==> flow/design.v <==
module clock_gen(CLK, RESET_N, CLK_FT, CLK_DC, CLK_EX, CLK_WB);
    input          CLK;
    input          RESET_N;
    output         CLK_FT;
    output         CLK_DC;
    output         CLK_EX;
    output         CLK_WB;
    reg            CLK_FT;
    reg            CLK_DC;
    reg            CLK_EX;
    reg            CLK_WB;
    reg [1:0]      COUNT;
    always@(posedge CLK) begin
        if(RESET_N == 1'b0) begin
            COUNT  <= 2'b00;
            CLK_FT <= 0;
            CLK_DC <= 0;
            CLK_EX <= 0;
            CLK_WB <= 0;
        end else begin
        COUNT <= COUNT + 2'b01;
        if(COUNT == 2'b00) begin
            CLK_FT <= 1;
            CLK_DC <= 0;
            CLK_EX <= 0;
            CLK_WB <= 0;
        end 
        else if(COUNT == 2'b01) begin
            CLK_FT <= 0;
            CLK_DC <= 1;
            CLK_EX <= 0;
            CLK_WB <= 0;
        end 
        else if(COUNT == 2'b10) begin
            CLK_FT <= 0;
            CLK_DC <= 0;
            CLK_EX <= 1;
            CLK_WB <= 0;
        end 
        else if(COUNT == 2'b11) begin
            CLK_FT <= 0;
            CLK_DC <= 0;
            CLK_EX <= 0;
            CLK_WB <= 1;
        end
        end
    end
endmodule
module fetch(CLK, CLK_FT, PROM_DATA, PROM_OUT);
    input         CLK;
    input         CLK_FT;
    input [14:0]  PROM_DATA;
    output [14:0] PROM_OUT;
    reg [14:0]    PROM_OUT;
    always@(posedge CLK) begin
        if(CLK_FT)
            PROM_OUT <= PROM_DATA;
    end
endmodule  
module decode(CLK, CLK_DC, PROM_OUT, OP_CODE, OP_DATA);
    input        CLK;
    input        CLK_DC;
    input [14:0] PROM_OUT;
    output [3:0] OP_CODE;
    output [7:0] OP_DATA;
    reg [3:0]    OP_CODE;
    reg [7:0]    OP_DATA;
    always@(posedge CLK) begin
        if(CLK_DC) begin
        OP_CODE <= PROM_OUT[14:11];
        OP_DATA <= PROM_OUT[7:0];
        end
    end
endmodule  
module reg_dc(CLK, CLK_DC, N_REG_IN, REG_0, REG_1, REG_2, REG_3, REG_4, REG_5,
              REG_6, REG_7, N_REG_OUT, REG_OUT);
    input         CLK;
    input         CLK_DC;
    input [2:0]   N_REG_IN;
    input [15:0]  REG_0;
    input [15:0]  REG_1;
    input [15:0]  REG_2;
    input [15:0]  REG_3;
    input [15:0]  REG_4;
    input [15:0]  REG_5;
    input [15:0]  REG_6;
    input [15:0]  REG_7;
    output [2:0]  N_REG_OUT;
    output [15:0] REG_OUT;
    reg [2:0]     N_REG_OUT;
    reg [15:0]    REG_OUT;
    always@(posedge CLK) if(CLK_DC) begin
        N_REG_OUT <= N_REG_IN;
        case(N_REG_IN)
            3'b000: REG_OUT <= REG_0;
            3'b001: REG_OUT <= REG_1;
            3'b010: REG_OUT <= REG_2;
            3'b011: REG_OUT <= REG_3;
            3'b100: REG_OUT <= REG_4;
            3'b101: REG_OUT <= REG_5;
            3'b110: REG_OUT <= REG_6;
            3'b111: REG_OUT <= REG_7;
        endcase  
    end
endmodule  
module ram_dc(CLK, CLK_DC, RAM_AD_IN, RAM_0, RAM_1, RAM_2, RAM_3, RAM_4, RAM_5,
              RAM_6, RAM_7, IO65_IN, RAM_AD_OUT, RAM_OUT);
    input         CLK;
    input         CLK_DC;
    input [7:0]   RAM_AD_IN;
    input [15:0]  RAM_0;
    input [15:0]  RAM_1;
    input [15:0]  RAM_2;
    input [15:0]  RAM_3;
    input [15:0]  RAM_4;
    input [15:0]  RAM_5;
    input [15:0]  RAM_6;
    input [15:0]  RAM_7;
    input [15:0]  IO65_IN;
    output [7:0]  RAM_AD_OUT;
    output [15:0] RAM_OUT;
    reg [7:0]     RAM_AD_OUT;
    reg [15:0]    RAM_OUT;
    always@(posedge CLK) if(CLK_DC) begin
        RAM_AD_OUT <= RAM_AD_IN;
        case(RAM_AD_IN)
            8'h00: RAM_OUT <= RAM_0;
            8'h01: RAM_OUT <= RAM_1;
            8'h02: RAM_OUT <= RAM_2;
            8'h03: RAM_OUT <= RAM_3;
            8'h04: RAM_OUT <= RAM_4;
            8'h05: RAM_OUT <= RAM_5;
            8'h06: RAM_OUT <= RAM_6;
            8'h07: RAM_OUT <= RAM_7;
            8'h40: RAM_OUT <= IO65_IN;
            default: RAM_OUT <= 16'hFFFF;
        endcase
    end
endmodule  
module exec(CLK, CLK_EX, RESET_N, OP_CODE, REG_A, REG_B, OP_DATA, RAM_OUT, P_COUNT,
            REG_IN, RAM_IN, REG_WEN, RAM_WEN, HALT);
    input         CLK;
    input         CLK_EX;
    input         RESET_N;
    input [3:0]   OP_CODE;
    input [15:0]  REG_A;
    input [15:0]  REG_B;
    input [7:0]   OP_DATA;
    input [15:0]  RAM_OUT;
    output [7:0]  P_COUNT;
    output [15:0] REG_IN;
    output [15:0] RAM_IN;
    output        REG_WEN;
    output        RAM_WEN;
    output        HALT;
    reg [7:0]     P_COUNT;
    reg [15:0]    REG_IN;
    reg [15:0]    RAM_IN;
    reg           REG_WEN;
    reg           RAM_WEN;
    reg           CMP_FLAG;
    reg           HALT;
    always@(posedge CLK) begin
        if(RESET_N == 1'b0) begin
            P_COUNT <= 0;
            CMP_FLAG <= 0;
            REG_WEN <= 0;
            RAM_WEN <= 0;
            HALT <= 0;
        end else if(CLK_EX) begin
            case(OP_CODE)
                4'h0: begin      
                    REG_IN  <= REG_B;
                    REG_WEN <= 1;
                    RAM_WEN <= 0;
                    P_COUNT <= P_COUNT + 8'h01;
                end
                4'h1: begin      
                    REG_IN  <= REG_A + REG_B;
                    REG_WEN <= 1;
                    RAM_WEN <= 0;
                    P_COUNT <= P_COUNT + 8'h01;
                end
                4'h2: begin      
                    REG_IN  <= REG_A - REG_B;
                    REG_WEN <= 1;
                    RAM_WEN <= 0;
                    P_COUNT <= P_COUNT + 8'h01;
                end
                4'h3: begin      
                    REG_IN  <= REG_A & REG_B;
                    REG_WEN <= 1;
                    RAM_WEN <= 0;
                    P_COUNT <= P_COUNT + 8'h01;
                end
                4'h4: begin      
                    REG_IN  <= REG_A | REG_B;
                    REG_WEN <= 1;
                    RAM_WEN <= 0;
                    P_COUNT <= P_COUNT + 8'h01;
                end
                4'h5: begin      
                    REG_IN  <= (REG_A << 1);
                    REG_WEN <= 1;
                    RAM_WEN <= 0;
                    P_COUNT <= P_COUNT + 8'h01;
                end
                4'h6: begin      
                    REG_IN  <= (REG_A >> 1);
                    REG_WEN <= 1;
                    RAM_WEN <= 0;
                    P_COUNT <= P_COUNT + 8'h01;
                end
                4'h7: begin      
                    REG_IN  <= ((REG_A >> 1) | REG_A & 16'h8000);
                    REG_WEN <= 1;
                    RAM_WEN <= 0;
                    P_COUNT <= P_COUNT + 8'h01;
                end 
                4'h8: begin      
                    REG_IN  <= {REG_A[15:8], OP_DATA};
                    REG_WEN <= 1;
                    RAM_WEN <= 0;
                    P_COUNT <= P_COUNT + 8'h01;
                end
                4'h9: begin      
                    REG_IN  <= {OP_DATA, REG_A[7:0]};
                    REG_WEN <= 1;
                    RAM_WEN <= 0;
                    P_COUNT <= P_COUNT + 8'h01;
                end
                4'hA: begin      
                    CMP_FLAG <= REG_A == REG_B ? 1'b1 : 1'b0;
                    REG_WEN  <= 0;
                    RAM_WEN  <= 0;
                    P_COUNT <= P_COUNT + 8'h01;
                end
                4'hB: begin      
                    REG_WEN <= 0;
                    RAM_WEN <= 0;
                    P_COUNT <= CMP_FLAG ? OP_DATA : P_COUNT + 8'h01;
                end
                4'hC: begin      
                    REG_WEN <= 0;
                    RAM_WEN <= 0;
                    P_COUNT <= OP_DATA;
                end
                4'hD: begin      
                    REG_IN  <= RAM_OUT;
                    REG_WEN <= 1;
                    RAM_WEN <= 0;
                    P_COUNT <= P_COUNT + 8'h01;
                end
                4'hE: begin      
                    RAM_IN  <= REG_A;
                    REG_WEN <= 0;
                    RAM_WEN <= 1;
                    P_COUNT <= P_COUNT + 8'h01;
                end
                4'hF: begin      
                    REG_WEN <= 0;
                    RAM_WEN <= 0;
                    HALT <= 1;
                end
            endcase  
        end  
    end  
endmodule  
module reg_wb(CLK, CLK_WB, RESET_N, N_REG, REG_IN, REG_WEN, REG_0, REG_1, REG_2,
              REG_3, REG_4, REG_5, REG_6, REG_7);
    input         CLK;
    input         CLK_WB;
    input         RESET_N;
    input [2:0]   N_REG;
    input [15:0]  REG_IN;
    input         REG_WEN;
    output [15:0] REG_0;
    output [15:0] REG_1;
    output [15:0] REG_2;
    output [15:0] REG_3;
    output [15:0] REG_4;
    output [15:0] REG_5;
    output [15:0] REG_6;
    output [15:0] REG_7;
    reg [15:0]    REG_0;
    reg [15:0]    REG_1;
    reg [15:0]    REG_2;
    reg [15:0]    REG_3;
    reg [15:0]    REG_4;
    reg [15:0]    REG_5;
    reg [15:0]    REG_6;
    reg [15:0]    REG_7;
    always@(posedge CLK) begin
        if(RESET_N == 1'b0) begin
            REG_0 <= 0;
            REG_1 <= 0;
            REG_2 <= 0;
            REG_3 <= 0;
            REG_4 <= 0;
            REG_5 <= 0;
            REG_6 <= 0;
            REG_7 <= 0;
        end else if(CLK_WB) begin
            if(REG_WEN) begin
                case(N_REG)
                    3'h0: REG_0 <= REG_IN;
                    3'h1: REG_1 <= REG_IN;
                    3'h2: REG_2 <= REG_IN;
                    3'h3: REG_3 <= REG_IN;
                    3'h4: REG_4 <= REG_IN;
                    3'h5: REG_5 <= REG_IN;
                    3'h6: REG_6 <= REG_IN;
                    3'h7: REG_7 <= REG_IN;
                endcase  
            end  
        end  
    end  
endmodule  
module ram_wb(CLK, CLK_WB, RESET_N, RAM_ADDR, RAM_IN, RAM_WEN, RAM_0, RAM_1, RAM_2, RAM_3,
              RAM_4, RAM_5, RAM_6, RAM_7, IO64_OUT);
    input         CLK;
    input         CLK_WB;
    input         RESET_N;
    input [7:0]   RAM_ADDR;
    input [15:0]  RAM_IN;
    input         RAM_WEN;
    output [15:0] RAM_0;
    output [15:0] RAM_1;
    output [15:0] RAM_2;
    output [15:0] RAM_3;
    output [15:0] RAM_4;
    output [15:0] RAM_5;
    output [15:0] RAM_6;
    output [15:0] RAM_7;
    output [15:0] IO64_OUT;
    reg [15:0]    RAM_0;
    reg [15:0]    RAM_1;
    reg [15:0]    RAM_2;
    reg [15:0]    RAM_3;
    reg [15:0]    RAM_4;
    reg [15:0]    RAM_5;
    reg [15:0]    RAM_6;
    reg [15:0]    RAM_7;
    reg [15:0]    IO64_OUT;
    always@(posedge CLK) begin
        if(RESET_N == 1'b0) begin
            RAM_0 <= 0;
            RAM_1 <= 0;
            RAM_2 <= 0;
            RAM_3 <= 0;
            RAM_4 <= 0;
            RAM_5 <= 0;
            RAM_6 <= 0;
            RAM_7 <= 0;
            IO64_OUT <= 0;
        end else if(CLK_WB && RAM_WEN) begin
            case(RAM_ADDR)
                8'h0: RAM_0 <= RAM_IN;
                8'h1: RAM_1 <= RAM_IN;
                8'h2: RAM_2 <= RAM_IN;
                8'h3: RAM_3 <= RAM_IN;
                8'h4: RAM_4 <= RAM_IN;
                8'h5: RAM_5 <= RAM_IN;
                8'h6: RAM_6 <= RAM_IN;
                8'h7: RAM_7 <= RAM_IN;
                8'h40: IO64_OUT <= RAM_IN;
            endcase  
        end  
    end  
endmodule  
module cpu15(CLK, RESET_N, IO65_IN, IO64_OUT, PROM_ADDR, PROM_DATA, HALT);
    input         CLK;
    input         RESET_N;
    input [15:0]  IO65_IN;
    output [15:0] IO64_OUT;
    output [7:0]  PROM_ADDR;
    input [14:0]  PROM_DATA;
    output        HALT;
    wire          CLK_FT;
    wire          CLK_DC;
    wire          CLK_EX;
    wire          CLK_WB;
    wire [7:0]    P_COUNT;
    wire [14:0]   PROM_OUT;
    wire [3:0]    OP_CODE;
    wire [7:0]    OP_DATA;
    wire [15:0]   REG_0;
    wire [15:0]   REG_1;
    wire [15:0]   REG_2;
    wire [15:0]   REG_3;
    wire [15:0]   REG_4;
    wire [15:0]   REG_5;
    wire [15:0]   REG_6;
    wire [15:0]   REG_7;
    wire [2:0]    N_REG_A;
    wire [2:0]    N_REG_B;
    wire [15:0]   REG_A;
    wire [15:0]   REG_B;
    wire [15:0]   RAM_0;
    wire [15:0]   RAM_1;
    wire [15:0]   RAM_2;
    wire [15:0]   RAM_3;
    wire [15:0]   RAM_4;
    wire [15:0]   RAM_5;
    wire [15:0]   RAM_6;
    wire [15:0]   RAM_7;
    wire [7:0]    RAM_ADDR;
    wire [15:0]   RAM_OUT;
    wire [15:0]   REG_IN;
    wire [15:0]   RAM_IN;
    wire          REG_WEN;
    wire          RAM_WEN;
    clock_gen C1(CLK, RESET_N, CLK_FT, CLK_DC, CLK_EX, CLK_WB);
    assign PROM_ADDR = P_COUNT;
    fetch C2(CLK, CLK_FT, PROM_DATA, PROM_OUT);
    decode C3(CLK, CLK_DC, PROM_OUT, OP_CODE, OP_DATA);
    reg_dc C4(CLK, CLK_DC, PROM_OUT[10:8], REG_0, REG_1, REG_2, REG_3, REG_4, REG_5,
              REG_6, REG_7, N_REG_A, REG_A);
    reg_dc C5(CLK, CLK_DC, PROM_OUT[7:5], REG_0, REG_1, REG_2, REG_3, REG_4, REG_5,
              REG_6, REG_7, N_REG_B, REG_B);
    ram_dc C6(CLK, CLK_DC, PROM_OUT[7:0], RAM_0, RAM_1, RAM_2, RAM_3, RAM_4, RAM_5,
              RAM_6, RAM_7, IO65_IN, RAM_ADDR, RAM_OUT);
    exec C7(CLK, CLK_EX, RESET_N, OP_CODE, REG_A, REG_B, OP_DATA, RAM_OUT, P_COUNT,
            REG_IN, RAM_IN, REG_WEN, RAM_WEN, HALT);
    reg_wb C8(CLK, CLK_WB, RESET_N, N_REG_A, REG_IN, REG_WEN, REG_0, REG_1, REG_2,
              REG_3, REG_4, REG_5, REG_6, REG_7);
    ram_wb C9(CLK, CLK_WB, RESET_N, RAM_ADDR, RAM_IN, RAM_WEN, RAM_0, RAM_1, RAM_2, RAM_3,
              RAM_4, RAM_5, RAM_6, RAM_7, IO64_OUT);
endmodule  
# Step by step through the tools: cpu15
# Tool output for the design above, in the order of the flow.
# Line numbers count from 1 in the design file above.
# Operators carry their Yosys type and port widths (W data, S select, Z words).
# Cell names lack the library's common part.
# A cell with - has no value.
[design]
top = "cpu15"
clock_port = "CLK"
library = "sky130hd"
pvt_corner = "tt_025C_1v80"

# After elaboration
# Yosys after proc, flatten, opt, wreduce and memory -nomap, before mapping. Memory bits, and registers merged into a memory's read port (data or address), are not among the register bits. Print and check cells are not counted.
[bits]
regBits = 400
out_inout_bits = 25
wordCells = 157
[classes]
add_sub_neg = 4
equal = 56
mux = 15
logic = 4
reduce_logical = 42
[op_table]
columns = ["cell", "n"]
rows = [
  ["$pmux W16 S8", 2],
  ["$pmux W16 S11", 1],
  ["$pmux W16 S9", 1],
  ["$eq A8 B3 Y1 const B", 8],
  ["$eq A3 B3 Y1 const B", 12],
  ["$eq A4 B4 Y1 const B", 8],
  ["$eq A8 B2 Y1 const B", 4],
  ["$reduce_and A3 Y1", 10],
  ["$reduce_and A2 Y1", 12],
  ["$pmux W8 S3", 1],
  ["$eq A3 B2 Y1 const B", 6],
  ["$or A15 B16 Y16", 1],
  ["$add A16 B16 Y16", 1],
  ["$sub A16 B16 Y16", 1],
  ["$eq A16 B16 Y1", 1],
  ["$and A16 B16 Y16", 1],
  ["$or A16 B16 Y16", 1],
  ["$eq A4 B3 Y1 const B", 4],
  ["$eq A8 B1 Y1 const B", 2],
  ["$eq A8 B7 Y1 const B", 2],
  ["$logic_not A8 Y1", 2],
  ["$reduce_or A15 Y1", 1],
  ["$reduce_or A13 Y1", 1],
  ["$reduce_bool A11 Y1", 1],
  ["$reduce_or A11 Y1", 1],
  ["$eq A3 B1 Y1 const B", 3],
  ["$logic_not A3 Y1", 3],
  ["$eq A4 B2 Y1 const B", 2],
]
# Not listed: further kinds 19, cells in them 28.

# Longest topological paths
# Longest topological path by Yosys (ltp), each cell counted once; first at word level (registers and memories cut), then after technology mapping (sequential cells cut; the memories' decode and read muxes count).
[logic_depth]
ltp_word = 5
ABC_AREA = 0
depth_mapped = 11
depth_no_buf = 11

# Mapped cells and area
# Yosys stat after the flow's synthesis: flattened, memories mapped to cells. It holds for the ABC_AREA given above (unset counts as 0); a run with the other value may have another netlist.
[mapped]
stdcells = 2440
synth_area_um2 = 21122.8
ffs = 400
buf_cells = 199
[by_type]
columns = ["cell", "n", "area_total_um2"]
rows = [
  ["dfxtp_1", 290, 5.81E+03],
  ["edfxtp_1", 110, 3.3E+03],
  ["nand2_1", 632, 2.37E+03],
  ["a21boi_0", 261, 1.96E+03],
  ["mux4_2", 35, 788.256],
  ["ha_1", 56, 700.672],
  ["mux2i_1", 63, 630.605],
  ["clkbuf_1", 151, 566.794],
  ["nor2_1", 130, 487.968],
  ["a21oi_1", 96, 480.461],
  ["o21ai_0", 92, 460.442],
  ["a221oi_1", 39, 341.578],
  ["inv_1", 67, 251.491],
  ["mux2_2", 19, 213.955],
  ["nor3_1", 29, 145.139],
  ["a22o_1", 16, 140.134],
  ["nand3_1", 27, 135.13],
  ["a22oi_1", 17, 127.622],
]
# Other cell types: 56; their cells: 310.
# By module: a second synthesis without flattening, with its own total; a netlist apart from the flattened one above.
[unflattened]
cells_unflattened = 2122
area_unflattened_um2 = 21498.1
# Rows give one instance, submodules left out.
[modules]
columns = ["module", "instances", "n_cells", "area_um2", "seq_area_um2"]
rows = [
  ["ram_wb", 1, 498, 5232.5, 2882.8],
  ["exec", 1, 642, 5143.7, 1201.2],
  ["reg_wb", 1, 439, 4631.9, 2562.5],
  ["reg_dc", 2, 156, 1706.6, 570.5],
  ["ram_dc", 1, 179, 1989.4, 720.7],
  ["fetch", 1, 15, 450.4, 450.4],
  ["decode", 1, 12, 360.3, 360.3],
  ["clock_gen", 1, 25, 276.5, 120.1],
  ["cpu15", 1, 0, 0.0, 0.0],
]

# Path before layout
# Path of least setup slack by OpenSTA after synthesis, without wires, with an ideal clock, recovery checks aside; 20% of the period is set as input and as output delay. Where synthesis merged equal registers, the netlist keeps one of their names.
[synth_timing]
path_kind = "input -> register"
from = "input port RESET_N"
to = "register C7.RAM_IN[0]"
tclk_ns = 10.0
in_delay_ns = 2.000
setup_ns = 0.409
launch_ns = 2.000
arrival_ns = 3.443
required_time_ns = 9.591
slack_ns = 6.148
delay_ns = 1.852
stages = 3
n_path_buf = 1
period_less_setup_slack_ns = 3.852
# "delay_ns" = arrival - input delay + setup time.
# "stages" counts driving pins, that of a launching flip-flop among them; a cell with two outputs on the path counts twice.
# "period_less_setup_slack_ns" = period - worst setup slack (recovery checks aside). The figure is calculated, with input and output delays left at 20% of the set period.
# Between the ends stands the longest chain of elaborated cells between them, by number of cells; it is not shown to be the way that was timed. Of several equally long chains one is given.
# A line is the first line of the expression or statement that the cell stems from. Yosys adds cells for indexed reads and writes and turns some case tables into memories.
[synth_via]
path_cell_list = "clkbuf_1 -> nand3_1 -> nor3_1"
elab_chain_cells = 1
cone_cells = 1
lines_between = 0
[synth_lines]
columns = ["element", "line_no", "source"]
rows = [
  ["start, declared", 373, "input         RESET_N;"],
  ["$reduce_and A3 Y1", "-", ""],
  ["end, assigned", 255, "RAM_IN  <= REG_A;"],
  ["end, declared", 152, "output [15:0] RAM_IN;"],
]

# Path in the finished layout
# Path of least setup slack in the final report of run 1 (OpenROAD, finished layout, wires in). Where an end is a register, its clock arrival counts in the times.
[layout_timing]
path_kind = "register -> register"
from = "register C4.REG_OUT[4]"
to = "register C7.REG_IN[11]"
tclk_ns = 3.64
setup_ns = 0.28
launch_ns = 0.59
arrival_ns = 3.45
required_time_ns = 3.96
slack_ns = 0.50
stages = 10
n_path_buf = 0
# Between the ends stands the longest chain of elaborated cells between them, by number of cells; it is not shown to be the way that was timed. Of several equally long chains one is given.
# A register here has more assigning lines than the two given.
[layout_via]
path_cell_list = "edfxtp_1 -> inv_1 -> ha_1 -> inv_1 -> a21oi_1 -> o221ai_2 -> a22oi_1 -> mux2_2 -> a22oi_1 -> a32oi_1"
elab_chain_cells = 2
cone_cells = 3
lines_between = 3
[layout_lines]
columns = ["element", "line_no", "source"]
rows = [
  ["start, declared", 89, "output [15:0] REG_OUT;"],
  ["start, assigned", 95, "3'b000: REG_OUT <= REG_0;"],
  ["start, assigned", 96, "3'b001: REG_OUT <= REG_1;"],
  ["$sub A16 B16 Y16", 185, "REG_IN  <= REG_A - REG_B;"],
  ["$pmux W16 S11", 171, "case(OP_CODE)"],
  ["end, assigned", 179, "REG_IN  <= REG_A + REG_B;"],
  ["end, assigned", 185, ""],
  ["end, declared", 151, "output [15:0] REG_IN;"],
]

# Below are 5 stored runs of the flow (Yosys, OpenROAD; platform sky130hd) on cpu15, each with its settings and what was measured, unordered. Constraints: input delay and output delay 20% of the set period each, output load 0.01 pF.
# By "period_less_ws_ns" is meant the clock period of the run minus its worst setup slack. This is arithmetic on one report: input and output delays are still those of the set period (20% each).
# By "critical_path_time_ns" is meant the share of the clock period that the worst setup path is allowed (20% is reserved at inputs, 20% at outputs), minus its slack. Clock arrival times at its registers enter into it.
# "total_power_mw": no workload was simulated; the value follows from the tool's default switching activity.

[[run]]
name = "run 1"
[run.settings]
CORE_UTILIZATION = 40
SLEW_MARGIN = 40
period_ns = 3.64
CAP_MARGIN = 20
CORE_MARGIN = 2
[run.results]
timing.hold.ws_ns = 0.427
critical_path_time_ns = 3.14
worst_path_kind = "register -> register"
yosys_chip_area_um2 = 21122.8
setup_tns_ns = 0.000
timing.setup.ws_ns = 0.503
total_power_mw = 10.188
cell_area_final_um2 = 23959.2
die_area_um2 = 54660.1
period_less_ws_ns = 3.137
final_util_frac = 0.458

[[run]]
name = "run 2"
[run.settings]
CORE_UTILIZATION = 40
SLEW_MARGIN = 40
period_ns = 10.0
CAP_MARGIN = 20
CORE_MARGIN = 2
[run.results]
timing.hold.ws_ns = 0.424
critical_path_time_ns = 1.55
worst_path_kind = "register -> output"
yosys_chip_area_um2 = 21122.8
setup_tns_ns = 0.000
timing.setup.ws_ns = 6.447
total_power_mw = 3.639
cell_area_final_um2 = 23593.9
die_area_um2 = 54660.1
period_less_ws_ns = 3.553
final_util_frac = 0.451

[[run]]
name = "run 3"
[run.settings]
CAP_MARGIN = 10
CORE_UTILIZATION = 31
CTS_CLUSTER_SIZE = 19
GPL_ROUTABILITY_DRIVEN = 1
MIN_ROUTING_LAYER = "met2"
SLEW_MARGIN = 35
TNS_END_PERCENT = 95
period_ns = 4.25
CORE_MARGIN = 2
[run.results]
timing.hold.ws_ns = 0.437
critical_path_time_ns = 3.25
worst_path_kind = "register -> register"
yosys_chip_area_um2 = 21122.8
setup_tns_ns = 0.000
timing.setup.ws_ns = 1.004
total_power_mw = 9.089
cell_area_final_um2 = 24130.6
die_area_um2 = 70240.9
period_less_ws_ns = 3.247
final_util_frac = 0.359

[[run]]
name = "run 4"
[run.settings]
CORE_UTILIZATION = 39
GPL_ROUTABILITY_DRIVEN = 0
PLACE_DENSITY_LB_ADDON = 0.13
SETUP_SLACK_MARGIN = 0.44
SLEW_MARGIN = 40
period_ns = 4.52
CAP_MARGIN = 20
CORE_MARGIN = 2
[run.results]
timing.hold.ws_ns = 0.428
critical_path_time_ns = 3.11
worst_path_kind = "register -> register"
yosys_chip_area_um2 = 21122.8
setup_tns_ns = 0.000
timing.setup.ws_ns = 1.407
total_power_mw = 8.153
cell_area_final_um2 = 23735.3
die_area_um2 = 56038.7
period_less_ws_ns = 3.113
final_util_frac = 0.442

[[run]]
name = "run 5"
[run.settings]
CORE_UTILIZATION = 40
SETUP_SLACK_MARGIN = -0.1
SLEW_MARGIN = 40
period_ns = 3.64
CAP_MARGIN = 20
CORE_MARGIN = 2
[run.results]
timing.hold.ws_ns = 0.427
critical_path_time_ns = 3.14
worst_path_kind = "register -> register"
yosys_chip_area_um2 = 21122.8
setup_tns_ns = 0.000
timing.setup.ws_ns = 0.503
total_power_mw = 10.188
cell_area_final_um2 = 23959.2
die_area_um2 = 54660.1
period_less_ws_ns = 3.137
final_util_frac = 0.458
